==> flow/design.v <==
module chipmunk
	#(parameter addrSize = 12)
	(input clk,
	 input reset,
	 input [addrSize-1:0] startPC,
	 input [7:0] dataBus,
	 output [7:0] dataBusWrite,
	 output reg [addrSize-1:0] addrBus,
	 output weMem,
	 output done);
	reg [7:0] aReg;               
	reg [7:0] xReg;               
	reg [7:0] yReg;               
	reg [5:0] spReg;              
	reg [addrSize-1:0] pcReg;     
	reg [addrSize-1:0] pcRegAlt;  
	reg [addrSize-1:0] eaReg;     
	reg [7:0] dataReg;            
	wire [7:0] dataRegPlus = dataReg+1;  
	reg cFlagReg, zFlagReg, nFlagReg;
	reg [5:0] opcode;             
	reg [1:0] parameter_size;     
	reg [3:0] state;              
	reg finished;                 
	reg [7:0] dataBusOutput;        
	reg [3:0] nextState;            
	wire [7:0] addSubResult;        
	wire addSubCarryOut;
	wire [7:0] shifterResult;       
	wire shifterCarry;
	wire [7:0] bitOperationResult;  
	wire OpLoadA         = opcode[5:1] == 5'b00000;
	wire OpLoadX         = opcode[5:1] == 5'b00001;
	wire OpLoadY         = opcode[5:1] == 5'b00010;
	wire OpIncDecMem     = opcode[5:2] == 4'b0111 && opcode[0];
	wire OpRolRorMem     = (opcode == 6'b011001 || opcode == 6'b011011);
	wire OpIncDec        = opcode[5:1] == 5'b10101;
	wire OpInxDex        = opcode[5:1] == 5'b10110;
	wire OpInyDey        = opcode[5:1] == 5'b10111;
	wire OpSta           = opcode == 6'b100001;
	wire OpStx           = opcode == 6'b100011;
	wire OpSty           = opcode == 6'b100101;
	wire OpLdaY          = opcode == 6'b101000;
	wire OpStaY          = opcode == 6'b101001;
	wire OpIndexY        = opcode[5:1] == 5'b10100;  
	wire OpSetCarryFlag  = opcode[5:1] == 5'b00011;
	wire OpUseAdder      = opcode[5:3] == 3'b001;
	wire OpUseBitOp      = opcode[5:2] == 4'b0100;
	wire OpUseShifter    = opcode[5:2] == 4'b0110;
	wire OpAdderUseCarry = opcode[5:2] == 4'b0011;
	wire OpCpx           = opcode[5:1] == 5'b01011;
	wire OpCpy           = opcode == 6'b011100;
	wire OpDoCompare     = opcode[5:2] == 4'b0101 || OpCpy;
	wire OpSubtractInstead = OpDoCompare ||                           
	                         (opcode[5:3] == 3'b001 && opcode[1]) ||  
	                         (opcode[5:3] == 3'b101 && opcode[0]);    
	wire aluUseX         = OpCpx || OpInxDex;
	wire aluUseY         = OpCpy || OpInyDey;
	reg OpReadMemory;  
	wire OpReadMemory2   = dataBus[2] && !dataBus[7] && dataBus[7:2] != 6'b000111;  
	wire OpBranch        = opcode[5:3] == 3'b111;  
	wire flagsMatch      = (!opcode[2] && (!opcode[1] || (opcode[0] == nFlagReg)))     
                        || (opcode[2]  && ((!opcode[1] && (opcode[0] == zFlagReg))     
                                         || (opcode[1] && (opcode[0] == cFlagReg))));  
	wire BranchTaken     = OpBranch && flagsMatch;
	always @(posedge clk) begin
		if (!reset)
			finished <= 0;
		else if(state == 4'b0000 && dataBus == 8'h83)  
			finished <= 1;
	end
	always @(posedge clk) begin
		if (!reset)
			state <= 4'b0000;
		else 
			state <= nextState; 
	end
	always @(posedge clk) begin
		if (state == 4'b0000) begin
			opcode <= dataBus[7:2];
			parameter_size <= dataBus[1:0];
			eaReg <= 0;    
			OpReadMemory <= OpReadMemory2;
			dataReg <= (dataBus[7:3] == 5'b10101 || dataBus[7:3] == 5'b10110 || dataBus[7:3] == 5'b10111);
		end else if(state == 4'b0001) begin  
			dataReg <= dataBus;
			eaReg[7:0] <= dataBus;
		end else if(state == 4'b0010 || state == 4'b1111)  
			eaReg[addrSize-1:8] <= dataBus;
		else if(state == 4'b0101)  
			dataReg <= dataBus + (OpIncDecMem ? (opcode[1] ? 8'hff : 8'h01): 0);
		else if (state == 4'b0011 || state == 4'b0100)  
			eaReg <= eaReg + ((state == 4'b0100) ? yReg : xReg);
		else if (state == 4'b0111)  
			eaReg <= {{8{dataReg[7]}}, dataReg[7:0]} + pcReg;
		else if (state == 4'b1110)  
			eaReg[7:0] <= dataBus;
	end
	always @(posedge clk) begin
		if (!reset)
			spReg <= 6'b111111;
		else if (state == 4'b1100 ||
		        (state == 4'b0000 &&
					((dataBus[7:5] == 3'b110 && dataBus[2])  
					|| (dataBus[7:2] == 6'b100111))  
				))
			spReg <= spReg + 1'b1;  
		else if (state == 4'b1000 || state == 4'b1010 || state == 4'b1011)
			spReg <= spReg - 1'b1;  
	end
	wire [7:0] aluLeft = aluUseX ? xReg : (aluUseY ? yReg : aReg);
	assign { addSubCarryOut, addSubResult } = 
		OpAdderUseCarry ? (OpSubtractInstead ?  
			aluLeft + {1'b0, ~dataReg[7:0]} + cFlagReg
			: aluLeft + dataReg + cFlagReg)
		: (OpSubtractInstead ?  
			aluLeft + {1'b0, ~dataReg[7:0]} + 1'b1  
			: aluLeft + dataReg);
	assign bitOperationResult = opcode[1] ? (aReg ^ dataReg) : ~(aReg | dataReg);
	wire [7:0] shifterLeft = opcode[0] ? dataReg : aReg;
	assign shifterResult = opcode[1] ?  
			(shifterLeft >> 1) | ((opcode[0] && cFlagReg) ? 8'b10000000 : 8'b00000000)  
			:(shifterLeft << 1) | ((opcode[0] && cFlagReg) ? 8'b00000001 : 8'b00000000);
	assign shifterCarry = opcode[1] ? shifterLeft[0] : shifterLeft[7];
	always @(posedge clk) begin
		if (state == 4'b0110) begin
			if (OpLoadA || OpLdaY)  
				aReg <= dataReg;
			else if (OpUseAdder || OpIncDec)  
				aReg <= addSubResult;
			else if (OpUseBitOp)  
				aReg <= bitOperationResult;
			else if (OpUseShifter && !opcode[0])  
				aReg <= shifterResult;
			else if (opcode == 6'b100100 || opcode == 6'b100110)  
				aReg <= xReg;
		end else if(state == 4'b1001 && opcode[2:1] == 2'b01)  
			aReg <= dataBus;
	end
	always @(posedge clk) begin
		if (state == 4'b0110) begin
			if (OpLoadX)  
				xReg <= dataReg;
			else if(OpInxDex)  
				xReg <= addSubResult;
			else if (opcode == 6'b100010 || opcode == 6'b100110)  
				xReg <= aReg;
		end else if(state == 4'b1001 && opcode[2:1] == 2'b10)  
			xReg <= dataBus;
	end
	always @(posedge clk) begin
		if (state == 4'b0110) begin
			if (OpLoadY)  
				yReg <= dataReg;
			else if(OpInyDey)  
				yReg <= addSubResult;
		end else if(state == 4'b1001 && opcode[2:1] == 2'b11)  
			yReg <= dataBus;
	end
	always @(posedge clk) begin
		if (state == 4'b0110) begin
			if (OpSetCarryFlag)  
				cFlagReg <= opcode[0];
			else if (OpUseAdder || OpDoCompare || OpIncDec || OpInxDex || OpInyDey) begin  
				nFlagReg <= addSubResult[7];
				zFlagReg <= (addSubResult == 8'b00000000) ? 1 : 0;
				if (OpUseAdder || OpDoCompare)  
					cFlagReg <= addSubCarryOut;
			end else if(OpUseBitOp) begin
				nFlagReg <= bitOperationResult[7];
				zFlagReg <= (bitOperationResult == 8'b00000000) ? 1 : 0;
			end else if(OpUseShifter) begin
				nFlagReg <= shifterResult[7];
				zFlagReg <= (shifterResult == 8'b00000000) ? 1 : 0;
				cFlagReg <= shifterCarry;
			end else if(OpLoadA || OpLoadX || OpLoadY || OpIncDecMem) begin
				nFlagReg <= dataReg[7];
				zFlagReg <= (dataReg == 8'b00000000) ? 1 : 0;
			end
		end else if(state == 4'b1001 && opcode[2:1] == 2'b00)
			{nFlagReg, zFlagReg, cFlagReg} <= dataBus[2:0];
	end
	always @(posedge clk) begin
		if (!reset)
			pcReg <= startPC; 
		else if(state == 4'b0000 || state == 4'b0001 || state == 4'b0010)
			pcReg <= pcReg + 1'b1;
		else if(state == 4'b0110 && BranchTaken) begin
			pcRegAlt <= pcReg;                  
			pcReg <= eaReg;
		end else if(state == 4'b1100) begin
			pcRegAlt[7:0] <= dataBus;           
		end else if(state == 4'b1101) begin
			pcReg <= {pcRegAlt[7:0], dataBus};  
		end
	end
	always @* begin
		case (state)
			4'b0101, 4'b0110:  
				addrBus <= eaReg;
			4'b1000, 4'b1001, 4'b1010, 4'b1011, 4'b1100, 4'b1101: 
				addrBus <= { {(addrSize-9){1'b0}}, 1'b1, 1'b1, 1'b1, spReg };  
			4'b0000, 4'b0001, 4'b0010:  
				addrBus <= pcReg;
			4'b1110:
				addrBus <= {{(addrSize-8){1'b0}}, dataReg};
			4'b1111:
				addrBus <= {{(addrSize-8){1'b0}}, dataRegPlus};
			default:
				addrBus <= {addrSize{1'b0}};
		endcase
	end
	always @* begin
		if (state == 4'b0110 && (OpSta || OpStaY))
			dataBusOutput <= aReg;
		else if (state == 4'b0110 && OpStx)
			dataBusOutput <= xReg;
		else if (state == 4'b0110 && OpSty)
			dataBusOutput <= yReg;
		else if (state == 4'b0110 && OpRolRorMem)  
			dataBusOutput <= shifterResult;
		else if (state == 4'b0110 && OpIncDecMem)  
			dataBusOutput <= dataReg;
		else if (state == 4'b1000)  
			dataBusOutput <= (opcode[2:1] == 2'b00) ? {1'b0, 1'b0, 1'b0, 1'b0, 1'b0, nFlagReg, zFlagReg, cFlagReg} :
			                 (opcode[2:1] == 2'b01) ? aReg :
			                 (opcode[2:1] == 2'b10) ? xReg :
			                 yReg;
		else if (state == 4'b1010)
			dataBusOutput <= pcRegAlt[7:0];
		else if (state == 4'b1011)
			dataBusOutput <= { {(16-addrSize){1'b0}}, pcRegAlt[addrSize-1:8] };
		else
			dataBusOutput <= 8'b00000000;
	end
	wire writeCycle =  ((state == 4'b0110 && (OpSta || OpStx || OpSty || OpStaY || OpIncDecMem || OpRolRorMem)) || state == 4'b1000 || state == 4'b1010 || state == 4'b1011);
	assign weMem = !writeCycle;  
	assign dataBusWrite = dataBusOutput;  
	assign done = finished;
	always @* begin		
		case (state)
			4'b0000:
				nextState = (dataBus[7:2] == 6'b100111) ? 4'b1100 :
					((dataBus[7:5] == 3'b110 && !dataBus[2]) ? 4'b1000 : 
					((dataBus[7:5] == 3'b110 && dataBus[2]) ? 4'b1001 :
					(dataBus[0] || dataBus[1]) ? 4'b0001 :
					(OpReadMemory2 ? 4'b0101 : 4'b0110)));
			4'b0001:
				nextState = parameter_size[1] ? 4'b0010 :   
				           (OpReadMemory ? 4'b0101 :     
				           (OpBranch ? 4'b0111 :          
				           (OpIndexY ? 4'b1110 :                 
				           4'b0110)));                         
			4'b0010:
				nextState = parameter_size[0] ? 4'b0011 :         
				(OpReadMemory ? 4'b0101 :                
				(OpIndexY ? 4'b0100 :                             
				4'b0110));
			4'b0011:
				nextState = OpReadMemory ? 4'b0101 : 4'b0110;
			4'b0101, 4'b0111:               
				nextState = 4'b0110;
			4'b0110:
				nextState = (BranchTaken && opcode[2:0] == 3'b001) ? 4'b1010 : 4'b0000;  
			4'b1011, 4'b1101, 4'b1001, 4'b1000:
				nextState = 4'b0000;
			4'b0100:
				nextState = OpLdaY ? 4'b0101 : 4'b0110;
			4'b1100:
				nextState = 4'b1101;
			4'b1010:
				nextState = 4'b1011;
			4'b1110:  
				nextState = 4'b1111;
			4'b1111:  
				nextState = 4'b0100;
		endcase
	end
endmodule
* Reports on chipmunk
Tool output for the design above, in the order of the flow. Line numbers count from 1 in the design file above. Cell names lack the library's common part. The mark n/a stands for no value.
Design: design top chipmunk, clock input clk, cell library sky130hd, library corner tt_025C_1v80

* Elaborated design
Counts by Yosys on the flattened word-level netlist (proc, flatten, opt, wreduce; memories kept). Register bits leave out memories and registers merged into their read ports (data or address). Print and check cells are left out. Cells with the same type and inputs are merged into one.
Bit counts: word-level cells 320, register bits 91, bits of input ports 22
Cells by class: reductions and logical operators 106, eq/ne operators 70, multiplexer cells 106, add/sub/neg operators 12, bitwise logic cells 8
Operators by type and width (count):
- 8-bit 2-to-1 mux | 47
- 12-bit case mux with 5-bit select | 1
- 12-bit 2-to-1 mux | 5
- 6-bit == test (second input constant) | 9
- 4-bit 2-to-1 mux | 13
- 4-bit case mux with 12-bit select | 1
- 1-bit logical OR | 40
- 5-bit == test (second input constant) | 7
- 4-bit by 3-bit == test with 1-bit output (second input constant) | 8
- 4-bit == test (second input constant) | 8
- 8-bit logical NOT | 4
- 1-bit logical AND | 28
- 1-bit 2-to-1 mux | 27
- 9-bit 2-to-1 mux | 3
- 4-bit != test (second input constant) | 5
- 6-bit by 5-bit == test with 1-bit output (second input constant) | 3
- 8-bit by 8-bit adder with 9-bit output | 2
- 9-bit by 1-bit adder with 9-bit output | 2
- 8-bit NOT | 2
- 3-bit AND reduction | 5
- 12-bit by 1-bit adder with 12-bit output (second input constant) | 1
- 12-bit adder | 1
- 12-bit by 8-bit adder with 12-bit output | 1
- 2-bit nonzero test | 6
- 4-bit by 2-bit == test with 1-bit output (second input constant) | 3
- 6-bit 2-to-1 mux | 2
- 2-bit AND reduction | 5
- 5-bit by 2-bit == test with 1-bit output (second input constant) | 2
Other operator kinds: 40; their cells: 61.

* Logic depth
Yosys ltp: most cells in a row. Word level: on the elaborated netlist, between registers, memories and ports. Mapped: between sequential cells and ports; inverters and the memories' decode and read muxes count.
Logic depth: word-level depth 13, ABC_AREA 0, depth in mapped cells 23

* Synthesis result
Yosys stat after the flow's synthesis: flattened, memories mapped to cells. It holds for the ABC_AREA given above (unset counts as 0); a run with the other value may have another netlist. The area totals of this step are shown rounded.
Synthesis totals: sequential part of the area 2700 sq um, buffer cells 90, flip-flops 103, cell area after synthesis 10000 sq um, mapped cells 1280
Cell types:
- edfxtp_1 | count 68, total area 2.04E+03 sq um
- ha_1 | count 61, total area 763.232 sq um
- dfxtp_1 | count 35, total area 700.672 sq um
- mux2i_1 | count 58, total area 580.557 sq um
- a21oi_1 | count 93, total area 465.446 sq um
- o21ai_0 | count 91, total area 455.437 sq um
- nand2_1 | count 119, total area 446.678 sq um
- xnor2_1 | count 49, total area 429.162 sq um
- nor2_1 | count 114, total area 427.91 sq um
- mux2_2 | count 28, total area 315.302 sq um
- a211oi_1 | count 34, total area 255.245 sq um
- clkbuf_1 | count 66, total area 247.738 sq um
- nor3_1 | count 43, total area 215.206 sq um
- inv_1 | count 57, total area 213.955 sq um
- nand3_1 | count 34, total area 170.163 sq um
- a21o_1 | count 19, total area 142.637 sq um
- nor2b_1 | count 22, total area 137.632 sq um
- fa_1 | count 6, total area 120.115 sq um
Not listed: further types 72, cells in them 283.

* Timing after synthesis
OpenSTA on the mapped netlist: ideal clock, no wires. The path of least setup slack (recovery checks aside). Input and output delay are each 20% of the period. Register names are those of the netlist, which keeps one name where synthesis merged equal registers.
Timing path after synthesis: path type register to register, start register opcode[1], end register nFlagReg, delay of the path 4.927 ns, data arrival time 4.747 ns, clock period 5.0 ns, data required time 4.820 ns, time at the first pin 0.000 ns, stages on the path 20, path slack 0.072 ns, setup time 0.180 ns, period reached after synthesis 4.928 ns
"delay of the path" = arrival - input delay + setup time. "stages on the path": output pins that drive a net of the path, with the launching flip-flop's if there is one; two outputs of one cell count as two. "period reached after synthesis" = period - worst setup slack (recovery checks aside). The figure is calculated, with input and output delays left at 20% of the set period. Between the ends stands the longest chain of elaborated cells between them, by number of cells; it is not shown to be the way that was timed. Of several equally long chains one is given. A line is the first line of the expression or statement that the cell stems from. Yosys adds cells for indexed reads and writes and turns some case tables into memories. At most two assigning lines are given for a register; there are more. Ways into the end's enable are left out, as the timed path ends at the data pin.
Between the ends, after synthesis: path through edfxtp_1 -> buf_2 -> buf_2 -> buf_2 -> o31ai_1 -> and3_1 -> clkbuf_1 -> mux2i_1 -> o21ai_0 -> ha_1 -> fa_1 -> xor2_2 -> o2111ai_1 -> or4_4 -> o31a_1 -> nor3_1 -> o21ba_1 -> or2_1 -> mux2_1 -> o311ai_1, length of the longest elaborated chain 11, elaborated cells on any way between the ends 43, classes of those cells 5 x add/sub; 8 x eq/ne; 14 x mux; 16 x reduce/logical
Ends and longest elaborated chain, after synthesis:
- from (decl) | line 21 | reg [5:0] opcode;
- from (assign) | line 80 | opcode <= dataBus[7:2];
- 6-bit by 5-bit == test with 1-bit output | line 52 | wire OpCpy = opcode == 6'b011100;
- 1-bit logical OR | line 58 | wire aluUseY = OpCpy || OpInyDey;
- 8-bit 2-to-1 mux x2 | line 111 | wire [7:0] aluLeft = aluUseX ? xReg : (aluUseY ? yReg : aReg);
- 8-bit by 8-bit adder with 9-bit output | line 117 | aluLeft + {1'b0, ~dataReg[7:0]} + 1'b1
- 9-bit by 1-bit adder with 9-bit output | line 117
- 9-bit 2-to-1 mux | line 116 | : (OpSubtractInstead ?
- 9-bit 2-to-1 mux | line 113 | OpAdderUseCarry ? (OpSubtractInstead ?
- 1-bit 2-to-1 mux | line 164 | else if (OpUseAdder || OpDoCompare || OpIncDec || OpInxDex || OpInyDey) begin
- 1-bit 2-to-1 mux | line 162 | if (OpSetCarryFlag)
- 1-bit 2-to-1 mux | line 161 | if (state == 4'b0110) begin
- to (assign) | line 165 | nFlagReg <= addSubResult[7];
- to (assign) | line 170 | nFlagReg <= bitOperationResult[7];
- to (decl) | line 20 | reg cFlagReg, zFlagReg, nFlagReg;

* Worst path after layout
Path of least setup slack in the final report of run 1 (OpenROAD, finished layout, wires in). Where an end is a register, its clock arrival counts in the times.
Timing path after layout: path type register to output, start register opcode[4], end output dataBusWrite[7], data required time 3.83 ns, clock period 4.79 ns, time at the first pin 0.39 ns, path slack 0.12 ns, external output delay 0.96 ns, stages on the path 15, data arrival time 3.71 ns
Between the ends stands the longest chain of elaborated cells between them, by number of cells; it is not shown to be the way that was timed. Of several equally long chains one is given.
Between the ends, after layout: path through edfxtp_1 -> buf_4 -> buf_4 -> nand2_1 -> nor3_1 -> buf_4 -> nand2_1 -> buf_4 -> nor2_1 -> a211oi_1 -> a21oi_1 -> a211oi_1 -> a211oi_1 -> a21oi_1 -> clkdlybuf4s50_1, length of the longest elaborated chain 8, elaborated cells on any way between the ends 20, source lines of those cells 11, classes of those cells 7 x eq/ne; 5 x mux; 8 x reduce/logical
Ends and longest elaborated chain, after layout:
- from (decl) | line 21 | reg [5:0] opcode;
- from (assign) | line 80 | opcode <= dataBus[7:2];
- 4-bit by 3-bit == test with 1-bit output | line 35 | wire OpIncDecMem = opcode[5:2] == 4'b0111 && opcode[0];
- 1-bit logical AND | line 35
- 1-bit logical AND | line 222 | else if (state == 4'b0110 && OpIncDecMem)
- 8-bit 2-to-1 mux | line 222
- 8-bit 2-to-1 mux | line 220 | else if (state == 4'b0110 && OpRolRorMem)
- 8-bit 2-to-1 mux | line 218 | else if (state == 4'b0110 && OpSty)
- 8-bit 2-to-1 mux | line 216 | else if (state == 4'b0110 && OpStx)
- 8-bit 2-to-1 mux | line 214 | if (state == 4'b0110 && (OpSta || OpStaY))
- to (decl) | line 7 | output [7:0] dataBusWrite,

Subject: flow runs of chipmunk

Hi,

Top module chipmunk; platform sky130hd; tools Yosys and OpenROAD; 4 stored runs in no particular order. Input and output delays are each 20% of the period that was set; the output load is 0.01 pF.
"period achieved" means the clock period less the worst setup slack. The figure is calculated, with input and output delays left at 20% of the set period.
"allowed time less slack (worst setup path)" means the part of the period allowed to the worst setup path (the constraints hold back 20% at inputs and 20% at outputs) less its slack; where the path has registers, the arrival times of their clocks count too.
Measured values are rounded.

[run 1] flow files
==> flow/run.sh <==
#!/bin/bash
# the make line also repeats the synthesis and layout settings of config.mk as NAME=value (left out here)
make -C /OpenROAD-flow-scripts/flow DESIGN_CONFIG=/design/flow/config.mk WORK_HOME=/design/flow/orfs CLKGATE_MAP_FILE= finish
==> flow/config.mk <==
export PLATFORM = sky130hd
export DESIGN_NAME = chipmunk
export DESIGN_NICKNAME = chipmunk
export VERILOG_FILES = /design/flow/design.v
export SDC_FILE = /design/flow/constraint.sdc
export NUM_CORES = 4
export LEC_CHECK = 0
export CAP_MARGIN = 15
export CELL_PAD_IN_SITES_DETAIL_PLACEMENT = 0
export CELL_PAD_IN_SITES_GLOBAL_PLACEMENT = 2
export CORE_ASPECT_RATIO = 1.88
export CORE_MARGIN = 2
export CORE_UTILIZATION = 24
export CTS_CLUSTER_DIAMETER = 228
export CTS_CLUSTER_SIZE = 16
export MAX_ROUTING_LAYER = met5
export MIN_ROUTING_LAYER = met2
export PLACE_DENSITY = 0.41
export SLEW_MARGIN = 30
export TNS_END_PERCENT = 20
==> flow/constraint.sdc <==
create_clock -name core_clock -period 4.79 [get_ports {clk}]
set_input_delay 0.9580 -clock core_clock [delete_from_list [all_inputs] [get_ports {clk}]]
set_output_delay 0.9580 -clock core_clock [all_outputs]
set_load 0.01 [all_outputs]

[run 1] result: chip area after synthesis (Yosys) 10000 sq um; setup slack of the worst path 0.12 ns; die outline area 45000 sq um; post-route utilization 30 %; allowed time less slack (worst setup path) 3.71 ns; critical path type register to output; period achieved 4.666 ns

[run 2] flow files
==> flow/run.sh <==
#!/bin/bash
# the make line also repeats the synthesis and layout settings of config.mk as NAME=value (left out here)
make -C /OpenROAD-flow-scripts/flow DESIGN_CONFIG=/design/flow/config.mk WORK_HOME=/design/flow/orfs CLKGATE_MAP_FILE= finish
==> flow/config.mk <==
export PLATFORM = sky130hd
export DESIGN_NAME = chipmunk
export DESIGN_NICKNAME = chipmunk
export VERILOG_FILES = /design/flow/design.v
export SDC_FILE = /design/flow/constraint.sdc
export NUM_CORES = 4
export LEC_CHECK = 0
export CAP_MARGIN = 15
export CELL_PAD_IN_SITES_DETAIL_PLACEMENT = 0
export CELL_PAD_IN_SITES_GLOBAL_PLACEMENT = 2
export CORE_ASPECT_RATIO = 0.63
export CORE_MARGIN = 10
export CORE_UTILIZATION = 56
export CTS_CLUSTER_DIAMETER = 228
export CTS_CLUSTER_SIZE = 16
export HOLD_SLACK_MARGIN = 0.09
export MAX_ROUTING_LAYER = met5
export MIN_ROUTING_LAYER = met1
export SLEW_MARGIN = 30
export TNS_END_PERCENT = 20
==> flow/constraint.sdc <==
create_clock -name core_clock -period 4.79 [get_ports {clk}]
set_input_delay 0.9580 -clock core_clock [delete_from_list [all_inputs] [get_ports {clk}]]
set_output_delay 0.9580 -clock core_clock [all_outputs]
set_load 0.01 [all_outputs]

[run 2] result: did not finish, placement stopped with GPL-0301

[run 3] flow files
==> flow/run.sh <==
#!/bin/bash
# the make line also repeats the synthesis and layout settings of config.mk as NAME=value (left out here)
make -C /OpenROAD-flow-scripts/flow DESIGN_CONFIG=/design/flow/config.mk WORK_HOME=/design/flow/orfs CLKGATE_MAP_FILE= finish
==> flow/config.mk <==
export PLATFORM = sky130hd
export DESIGN_NAME = chipmunk
export DESIGN_NICKNAME = chipmunk
export VERILOG_FILES = /design/flow/design.v
export SDC_FILE = /design/flow/constraint.sdc
export NUM_CORES = 4
export LEC_CHECK = 0
export CAP_MARGIN = 20
export CELL_PAD_IN_SITES_GLOBAL_PLACEMENT = 3
export CORE_MARGIN = 2
export CORE_UTILIZATION = 40
export GPL_ROUTABILITY_DRIVEN = 0
export SLEW_MARGIN = 20
==> flow/constraint.sdc <==
create_clock -name core_clock -period 5.0 [get_ports {clk}]
set_input_delay 1.0000 -clock core_clock [delete_from_list [all_inputs] [get_ports {clk}]]
set_output_delay 1.0000 -clock core_clock [all_outputs]
set_load 0.01 [all_outputs]

[run 3] result: chip area after synthesis (Yosys) 10000 sq um; setup slack of the worst path 0.39 ns; die outline area 27000 sq um; post-route utilization 46 %; allowed time less slack (worst setup path) 4.61 ns; critical path type register to register; period achieved 4.610 ns

[run 4] flow files
==> flow/run.sh <==
#!/bin/bash
# the make line also repeats the synthesis and layout settings of config.mk as NAME=value (left out here)
make -C /OpenROAD-flow-scripts/flow DESIGN_CONFIG=/design/flow/config.mk WORK_HOME=/design/flow/orfs CLKGATE_MAP_FILE= finish
==> flow/config.mk <==
export PLATFORM = sky130hd
export DESIGN_NAME = chipmunk
export DESIGN_NICKNAME = chipmunk
export VERILOG_FILES = /design/flow/design.v
export SDC_FILE = /design/flow/constraint.sdc
export NUM_CORES = 4
export LEC_CHECK = 0
export ABC_AREA = 0
export CAP_MARGIN = 20
export CORE_ASPECT_RATIO = 1.91
export CORE_MARGIN = 9
export CORE_UTILIZATION = 15
export GPL_TIMING_DRIVEN = 0
export MAX_ROUTING_LAYER = met4
export MIN_ROUTING_LAYER = met1
export PLACE_DENSITY_LB_ADDON = 0.09
export SLEW_MARGIN = 20
==> flow/constraint.sdc <==
create_clock -name core_clock -period 8.26 [get_ports {clk}]
set_input_delay 1.6520 -clock core_clock [delete_from_list [all_inputs] [get_ports {clk}]]
set_output_delay 1.6520 -clock core_clock [all_outputs]
set_load 0.01 [all_outputs]

[run 4] result: chip area after synthesis (Yosys) 10000 sq um; setup slack of the worst path 0.43 ns; die outline area 79000 sq um; post-route utilization 18 %; allowed time less slack (worst setup path) 7.83 ns; critical path type register to register; period achieved 7.831 ns

Regards
